==> flow/design.v <==
module fpadder (output logic [31:0] sum, output logic ready,
                input logic [31:0] a, input logic clock, nreset);
    logic [31:0] m,n;       
    logic [1:0] exp;
	logic sign; 
    logic adding, stopOp, infNum, abSum, notNum, bigNum;    
	logic [7:0] exp_m, exp_n;        						  
	logic [22:0] manti_m, manti_n;						 
	logic [23:0] manti_m2, manti_n2, manti_m1, manti_n1;	 
	logic sign_m, sign_n;		 
    assign sign_m = m[31];
    assign sign_n = n[31];
    assign exp_m = {m[30:23]};
    assign exp_n = {n[30:23]};
    assign manti_m = {m[22:0]};
    assign manti_n = {n[22:0]};
	assign manti_m2 = {1'b1, manti_m};
	assign manti_n2 = {1'b1, manti_n};
	always_comb 
      begin
        notNum = (exp_m == 255 & manti_m != 0) || (exp_n == 255 & manti_n != 0);  
		bigNum = (exp_m == 255 & manti_m == 0) || (exp_n == 255 & manti_n == 0);
      end 
    always_comb 
      begin
        exp = (exp_m > exp_n)? 2'b10 : (exp_m < exp_n)? 2'b01 : 2'b00;
        sign = (sign_m == sign_n)? '1 : '0;
      end
    always_comb
      begin
          if (exp == 2'b10) begin
            manti_n1 = manti_n2 >> (exp_m - exp_n);       
			manti_m1 = manti_m2;  
			end
          else if (exp == 2'b01) begin
            manti_m1 = manti_m2 >> (exp_n - exp_m);
			manti_n1 = manti_n2;	
			end
          else begin
			manti_m1 = manti_m2; 
			manti_n1 = manti_n2;	
			end
      end                                                
    logic [24:0] manti_m3, manti_n3, sum_manti;
    logic [7:0]  sum_exp;
    logic sum_sign;
    assign manti_m3 = {1'b0, manti_m1[23:0]};
    assign manti_n3 = {1'b0, manti_n1[23:0]};
    always_ff @(posedge clock, negedge nreset)      
      if(!nreset) begin
      	sum_manti <= 0;
        sum_exp <= 0; 
        sum_sign <= 0; end
      else if (adding == '1) begin	 
        if (sign == '1) begin               
        sum_manti <= (manti_n3 + manti_m3);    
		sum_exp <= (exp ==  2'b10)? exp_m : exp_n;
        sum_sign <= sign_m; end
        else if (sign == '0 & exp == 2'b10) begin
      	sum_manti <= manti_m3 - manti_n3;
		sum_exp <= exp_m; 
        sum_sign <= sign_m; end
        else if (sign == '0 & exp == 2'b01) begin
      	sum_manti <= manti_n3 - manti_m3;
      	sum_exp <= exp_n; 
        sum_sign <= sign_n; end
        else if (sign == '0 & exp == 2'b00) begin
       	sum_manti <= (manti_m3 > manti_n3)? (manti_m3 - manti_n3) : (manti_m3 < manti_n3)? (manti_n3 - manti_m3) : 25'h1000000;
      	sum_exp <= (manti_m3 > manti_n3)? exp_m : (manti_m3 < manti_n3)? exp_n : 8'h0; 
        sum_sign <= (manti_m3 > manti_n3)? sign_m : (manti_m3 < manti_n3)? sign_n : '0; end 	end
	  else if (stopOp == 1) begin
		sum_manti[24:23] <= 2'b01;
		sum_manti[22:0] <= 23'h7fffff;
      	sum_exp <= 8'hff; 
        sum_sign <= '0; end
	  else if (infNum == 1) begin
		if (sign == 1) begin			 
			sum_manti[24:23] <= 2'b01;
			sum_manti[22:0] <= 0;
			sum_exp <= 8'hff; 
			sum_sign <= sign_m; end	
		else begin						 
			sum_manti[24:23] <= 2'b01;
			sum_manti[22:0] <= 0;
			sum_exp <= (exp == 2'b0) ? 8'h0 : 8'hff; 
			sum_sign <= (exp == 2'b10)? sign_m : (exp == 2'b01)? sign_n : 1'b0; end	end				
      always_ff @(posedge clock, negedge nreset)
		if(!nreset)
			sum <= 0;
		else if(abSum == 1) begin
        if (sum_manti[24] == 1)	begin 
			if (sum_exp == 254)						 
				sum <= {sum_sign, 8'hff, 23'b0};      
			else if (sum_exp == 0 & sum_manti[22:0] == 0)
				sum <= 0;
			else 
				sum <= {sum_sign, sum_exp + 8'b1, sum_manti[23:1]}; end			
        else begin
			if (sum_manti[23] == 1)
			sum <= {sum_sign, sum_exp, sum_manti[22:0]};  
			else if (sum_manti[22] == 1)
			sum <= {sum_sign, (sum_exp - 8'h1), sum_manti[21:0], 1'b0}; 
			else if (sum_manti[21] == 1)
			sum <= {sum_sign, (sum_exp - 8'h2), sum_manti[20:0], 2'b0};
			else if (sum_manti[20] == 1)
			sum <= {sum_sign, (sum_exp - 8'h3), sum_manti[19:0], 3'b0};
			else if (sum_manti[19] == 1)
			sum <= {sum_sign, (sum_exp - 8'h4), sum_manti[18:0], 4'b0};
			else if (sum_manti[18] == 1)
			sum <= {sum_sign, (sum_exp - 8'h5), sum_manti[17:0], 5'b0}; 
			else if (sum_manti[17] == 1)
			sum <= {sum_sign, (sum_exp - 8'h6), sum_manti[16:0], 6'b0};
			else if (sum_manti[16] == 1)
			sum <= {sum_sign, (sum_exp - 8'h7), sum_manti[15:0], 7'b0};
			else if (sum_manti[15] == 1)
			sum <= {sum_sign, (sum_exp - 8'h8), sum_manti[14:0], 8'b0};
			else if (sum_manti[14] == 1)
			sum <= {sum_sign, (sum_exp - 8'h9), sum_manti[13:0], 9'b0}; 
			else if (sum_manti[13] == 1)
			sum <= {sum_sign, (sum_exp - 8'ha), sum_manti[12:0], 10'b0};
			else if (sum_manti[12] == 1)
			sum <= {sum_sign, (sum_exp - 8'hb), sum_manti[11:0], 11'b0};
			else if (sum_manti[11] == 1)
			sum <= {sum_sign, (sum_exp - 8'hc), sum_manti[10:0], 12'b0};
			else if (sum_manti[10] == 1)
			sum <= {sum_sign, (sum_exp - 8'hd), sum_manti[9:0], 13'b0}; 
			else if (sum_manti[9] == 1)
			sum <= {sum_sign, (sum_exp - 8'he), sum_manti[8:0], 14'b0};
			else if (sum_manti[8] == 1)
			sum <= {sum_sign, (sum_exp - 8'hf), sum_manti[7:0], 15'b0};
			else if (sum_manti[7] == 1)
			sum <= {sum_sign, (sum_exp - 8'h10), sum_manti[6:0], 16'b0};
			else if (sum_manti[6] == 1)
			sum <= {sum_sign, (sum_exp - 8'h11), sum_manti[5:0], 17'b0};
			else if (sum_manti[5] == 1)
			sum <= {sum_sign, (sum_exp - 8'h12), sum_manti[4:0], 18'b0};
			else if (sum_manti[4] == 1)
			sum <= {sum_sign, (sum_exp - 8'h13), sum_manti[3:0], 19'b0};
			else if (sum_manti[3] == 1)
			sum <= {sum_sign, (sum_exp - 8'h14), sum_manti[2:0], 20'b0}; 
			else if (sum_manti[2] == 1)
			sum <= {sum_sign, (sum_exp - 8'h15), sum_manti[1:0], 21'b0};
			else if (sum_manti[1] == 1)
			sum <= {sum_sign, (sum_exp - 8'h16), sum_manti[0], 22'b0};
			else if (sum_manti[0] == 1)
			sum <= {sum_sign, (sum_exp - 8'h17), 23'b0};
			end
			end
	enum {start, loadN1, loadN2, pred, asblSum, stop} state;
    always_ff @(posedge clock, negedge nreset)
    	if(!nreset)begin
    		state <= start;
			m <= 0;
			n <= 0;
			ready <= 0;
			infNum <= 0;
			stopOp <= 0;
			adding <= 0;
			abSum <= 0;  end
    	else begin
			ready <= 0;
			infNum <= 0;
			stopOp <= 0;
			adding <= 0;
			abSum <= 0;
			case(state)
				start:begin
					state <= loadN1; end
				loadN1:begin
					n <= a;
					state <= loadN2; end
				loadN2:begin
					m <= a;
					state <= pred; end
				pred: begin
					state <= asblSum;
					if (!notNum & bigNum)
						infNum <= 1;
					else if (notNum)
						stopOp <= 1;
					else
						adding <= 1; end
				asblSum:begin
					state <= stop;
					abSum <= 1; end
				stop:begin
					ready <= 1;
					state <= start; end				
            endcase
			end		
endmodule
Tool chain data of fpadder
The steps from the RTL of fpadder to its reports follow in flow order.
Line numbers count from 1 in the design file above.
Cell names lack the library's common part.
Not given: --
- top module: fpadder
- clock input: clock
- library: sky130hd
- corner: tt_025C_1v80

Word-level counts
Source: Yosys, flattened and elaborated, memories not mapped. Widths are those after wreduce. Registers that Yosys merges into a memory's read port (data or address) are not register bits. Print and check cells do not count. Equal cells are merged and count once.
- $add $sub $neg at 29
- multiply operators at 0
- div/mod/pow operators at 0
- noted order comparisons: 4
- equality and inequality tests: 12
- noted shift operators: 2
- noted multiplexer cells: 84
- bitwise operators: 10
- reductions and logical operators at 16
- operators by type and width (cell ; count):
    32-bit 2-to-1 mux ; 27
    32-bit case mux with 6-bit select ; 1
    23-bit 2-to-1 mux ; 7
    8-bit 2-to-1 mux ; 12
    24-bit 2-to-1 mux ; 3
    23-bit zero test ; 3
    32-bit by 2-bit equality test with 1-bit output with constant B ; 2
    32-bit by 3-bit equality test with 1-bit output with constant B ; 2
    8-bit by 4-bit subtractor with 8-bit output with constant B ; 8
    8-bit by 5-bit subtractor with 8-bit output with constant B ; 8
    24-bit by 24-bit subtractor with 25-bit output ; 2
    25-bit 2-to-1 mux ; 2
    24-bit by 8-bit >> shifter with 24-bit output ; 2
    23-bit nonzero test ; 2
    32-bit by 1-bit equality test with 1-bit output with constant B ; 1
    32-bit zero test ; 1
    8-bit by 3-bit subtractor with 8-bit output with constant B ; 4
    24-bit by 24-bit adder with 25-bit output ; 1
    25-bit nonzero test ; 1
    24-bit > comparator ; 1
    24-bit < comparator ; 1
    8-bit equality test with constant B ; 3
    1-bit 2-to-1 mux ; 24
    8-bit by 2-bit subtractor with 8-bit output with constant B ; 2
    8-bit subtractor ; 2
    2-bit 2-to-1 mux ; 8
    1-bit bitwise AND ; 9
    8-bit by 1-bit adder with 8-bit output with constant B ; 1
Other operator kinds: 15; their cells: 17.
- register bits at 167
- noted bits in latches: 0
- bits in writable memories: 0
- noted bits in read-only memories: 0
- noted clocked read ports x word width: 0
- noted memories kept: 0
- input port bits: 34
- noted word-level cells: 169

Depth
Depth = most cells in a row (Yosys ltp): at word level without a register or memory, in the mapped netlist without a sequential cell, where the memories' decode and read muxes count.
- noted depth in word-level cells: 26
- ABC_AREA: 1
- mapped depth at 48

After synthesis
Yosys stat after the flow's synthesis: flattened, memories mapped to cells. It holds for the ABC_AREA given above (unset counts as 0); a run with the other value may have another netlist.
- noted standard cells after synthesis: 2751
- noted synthesis area: 17275.3 um2
- noted sequential part of the area: 3504.6 um2
- flip-flop cells at 140
- buffer cells at 182
- cell types (type ; count ; total area (um2)):
    dfrtp_1 ; 139 ; 3.48E+03
    nand2_1 ; 609 ; 2.29E+03
    o21ai_0 ; 337 ; 1.69E+03
    ha_1 ; 107 ; 1.34E+03
    a21oi_1 ; 258 ; 1.29E+03
    inv_1 ; 310 ; 1.16E+03
    nor2_1 ; 192 ; 720.691
    xor2_1 ; 72 ; 630.605
    clkbuf_1 ; 154 ; 578.054
    nand3_1 ; 104 ; 520.499
    o211ai_1 ; 59 ; 442.925
    o221ai_1 ; 47 ; 411.645
    a221oi_1 ; 45 ; 394.128
    mux2_2 ; 13 ; 146.39
    o22ai_1 ; 22 ; 137.632
    o2111ai_1 ; 15 ; 131.376
    nand4_1 ; 20 ; 125.12
    a211oi_1 ; 15 ; 112.608
Other cell types: 44; their cells: 233.

Worst setup path after synthesis
Source: OpenSTA report_checks on the synthesized netlist (no wires, ideal clock, input and output delay 20% of the period each), path of least setup slack; recovery checks are left aside. Register names are those of the netlist, which keeps one name where synthesis merged equal registers.
- path type: register to register
- from: register m[23]
- to: register sum_manti[18]
- period at 20.0 ns
- arrival time: 5.868 ns
- noted path slack: 14.005 ns
- noted delay of the path: 5.995 ns
- stages on the path at 40
- path buffers: 4
- noted synthesis period reached: 5.995 ns
"delay of the path" is the arrival time less input delay plus setup time.
"stages on the path": output pins that drive a net of the path, with the launching flip-flop's if there is one; two outputs of one cell count as two.
"synthesis period reached" is the clock period less the worst setup slack; recovery checks do not enter. This is arithmetic on one report: input and output delays are still those of the set period (20% each).
The rows between start and end are the longest chain of elaborated cells between them; the timing report does not say that the signal goes this way. Where chains are equally long, one stands for them.
A line is the first line of the expression or statement that the cell stems from. Yosys adds cells for indexed reads and writes and turns some case tables into memories.
At most two assigning lines are given for a register; there are more.
- cell sequence: dfrtp_1 > inv_1 > ha_1 > fa_1 > o21ai_1 > nand2_1 > nand2_4 > nand2_4 > buf_6 > buf_2 > buf_2 > o21ai_0 > inv_1 > o21ai_0 > mux2i_1 > o21ai_0 > nand2_1 > a21oi_1 > [4 not listed] > nand2_1 > o21ai_1 > a21oi_1 > o21ai_1 > a21boi_0 > o21ai_0 > a21boi_1 > o21ai_0 > a21oi_1 > nand2_4 > inv_2 > buf_2 > nand2_1 > nand3_1 > nand3_1 > nand2_1 > o21ai_1 > o21ai_1
- noted cells in the longest elaborated chain: 14
- ends and longest elaborated chain, post-synthesis (element ; line ; source):
    from (decl) ; 3 ; logic [31:0] m,n;
    from (assign) ; 153 ; m <= 0;
    from (assign) ; 173 ; m <= a;
    8-bit < comparator ; 26 ; exp = (exp_m > exp_n)? 2'b10 : (exp_m < exp_n)? 2'b01 : 2'b00;
    1-bit 2-to-1 mux ; 26 ;
    2-bit 2-to-1 mux ; 26 ;
    2-bit by 1-bit equality test with 1-bit output ; 35 ; else if (exp == 2'b01) begin
    24-bit 2-to-1 mux ; 35 ;
    24-bit 2-to-1 mux ; 31 ; if (exp == 2'b10) begin
    24-bit by 24-bit subtractor with 25-bit output ; 68 ; sum_manti <= (manti_m3 > manti_n3)? (manti_m3 - manti_n3) : (manti_m3 < manti_n3)? (manti_n3 - manti_m3) : 25' ...
    25-bit 2-to-1 mux x2 ; 68 ;
    23-bit 2-to-1 mux ; 67 ; else if (sign == '0 & exp == 2'b00) begin
    23-bit 2-to-1 mux ; 63 ; else if (sign == '0 & exp == 2'b01) begin
    23-bit 2-to-1 mux ; 59 ; else if (sign == '0 & exp == 2'b10) begin
    23-bit 2-to-1 mux ; 55 ; if (sign == '1) begin
    23-bit 2-to-1 mux ; 54 ; else if (adding == '1) begin
    to (assign) ; 56 ; sum_manti <= (manti_n3 + manti_m3);
    to (assign) ; 60 ; sum_manti <= manti_m3 - manti_n3;
    to (decl) ; 44 ; logic [24:0] manti_m3, manti_n3, sum_manti;

Path in the finished layout
Path of least setup slack in the final report of record 1 (OpenROAD, finished layout, wires in). Where an end is a register, its clock arrival counts in the times.
- path type: register to register
- from: register m[23]
- to: register sum_manti[19]
- period at 9.99 ns
- arrival time: 8.99 ns
- noted path slack: 1.39 ns
- stages on the path at 42
- path buffers: 0
The rows between start and end are the longest chain of elaborated cells between them; the timing report does not say that the signal goes this way. Where chains are equally long, one stands for them.
At most two assigning lines are given for a register; there are more.
- cell sequence: dfrtp_1 > inv_1 > ha_1 > fa_1 > o21ai_1 > nand2_1 > nand2_4 > nand2_4 > inv_1 > nand2_1 > nand2_1 > xor2_2 > inv_2 > nand2_1 > o21ai_0 > nand2_1 > o21ai_0 > nand2_1 > [6 not listed] > a21oi_1 > o21ai_1 > a21boi_0 > o21ai_0 > a21boi_1 > o21ai_0 > a21oi_1 > nand2_4 > nand2_4 > inv_4 > nand2_4 > inv_1 > nand2_1 > o21ai_0 > nand2_1 > nand3_1 > nand2_1 > o21ai_0
- noted cells in the longest elaborated chain: 14
- ends and longest elaborated chain, after layout (element ; line ; source):
    from (decl) ; 3 ; logic [31:0] m,n;
    from (assign) ; 153 ; m <= 0;
    from (assign) ; 173 ; m <= a;
    8-bit < comparator ; 26 ; exp = (exp_m > exp_n)? 2'b10 : (exp_m < exp_n)? 2'b01 : 2'b00;
    1-bit 2-to-1 mux ; 26 ;
    2-bit 2-to-1 mux ; 26 ;
    2-bit by 1-bit equality test with 1-bit output ; 35 ; else if (exp == 2'b01) begin
    24-bit 2-to-1 mux ; 35 ;
    24-bit 2-to-1 mux ; 31 ; if (exp == 2'b10) begin
    24-bit by 24-bit subtractor with 25-bit output ; 68 ; sum_manti <= (manti_m3 > manti_n3)? (manti_m3 - manti_n3) : (manti_m3 < manti_n3)? (manti_n3 - manti_m3) : 25' ...
    25-bit 2-to-1 mux x2 ; 68 ;
    23-bit 2-to-1 mux ; 67 ; else if (sign == '0 & exp == 2'b00) begin
    23-bit 2-to-1 mux ; 63 ; else if (sign == '0 & exp == 2'b01) begin
    23-bit 2-to-1 mux ; 59 ; else if (sign == '0 & exp == 2'b10) begin
    23-bit 2-to-1 mux ; 55 ; if (sign == '1) begin
    23-bit 2-to-1 mux ; 54 ; else if (adding == '1) begin
    to (assign) ; 56 ; sum_manti <= (manti_n3 + manti_m3);
    to (assign) ; 60 ; sum_manti <= manti_m3 - manti_n3;
    to (decl) ; 44 ; logic [24:0] manti_m3, manti_n3, sum_manti;

Record of 2 stored runs of the RTL-to-layout flow on fpadder, platform sky130hd. The runs are unordered. Constraints: input delay and output delay 20% of the set period each, output load 0.01 pF.
"period achieved" = clock period - worst setup slack. The figure is calculated, with input and output delays left at 20% of the set period.

Record 1
Settings were ABC_AREA = 1; CORE_UTILIZATION = 24; CTS_CLUSTER_DIAMETER = 391; MAX_ROUTING_LAYER = met5; PLACE_DENSITY_LB_ADDON = 0.25; period_ns = 9.99; CAP_MARGIN = 20; CORE_MARGIN = 2; SLEW_MARGIN = 20
- noted the std-cell area (final layout): 19296.0 um2
- post-route utilization at 27.0%
- noted the worst setup slack after layout: 1.387 ns
- area of the die at 74141.8 um2
- noted the period achieved: 8.603 ns
- noted the chip area in the Yosys report: 17275.3 um2
- final setup TNS: 0.000 ns
- worst hold slack in the final report: 0.348 ns

Record 2
Settings were ABC_AREA = 1; CAP_MARGIN = 35; CELL_PAD_IN_SITES_DETAIL_PLACEMENT = 2; CELL_PAD_IN_SITES_GLOBAL_PLACEMENT = 0; CORE_MARGIN = 9; CORE_UTILIZATION = 28; CTS_CLUSTER_DIAMETER = 249; CTS_CLUSTER_SIZE = 31; GPL_ROUTABILITY_DRIVEN = 0; GPL_TIMING_DRIVEN = 0; MIN_ROUTING_LAYER = met1; PLACE_DENSITY = 0.87; TNS_END_PERCENT = 30; period_ns = 7.3; SLEW_MARGIN = 20
- incomplete, routing halted on GRT-0116
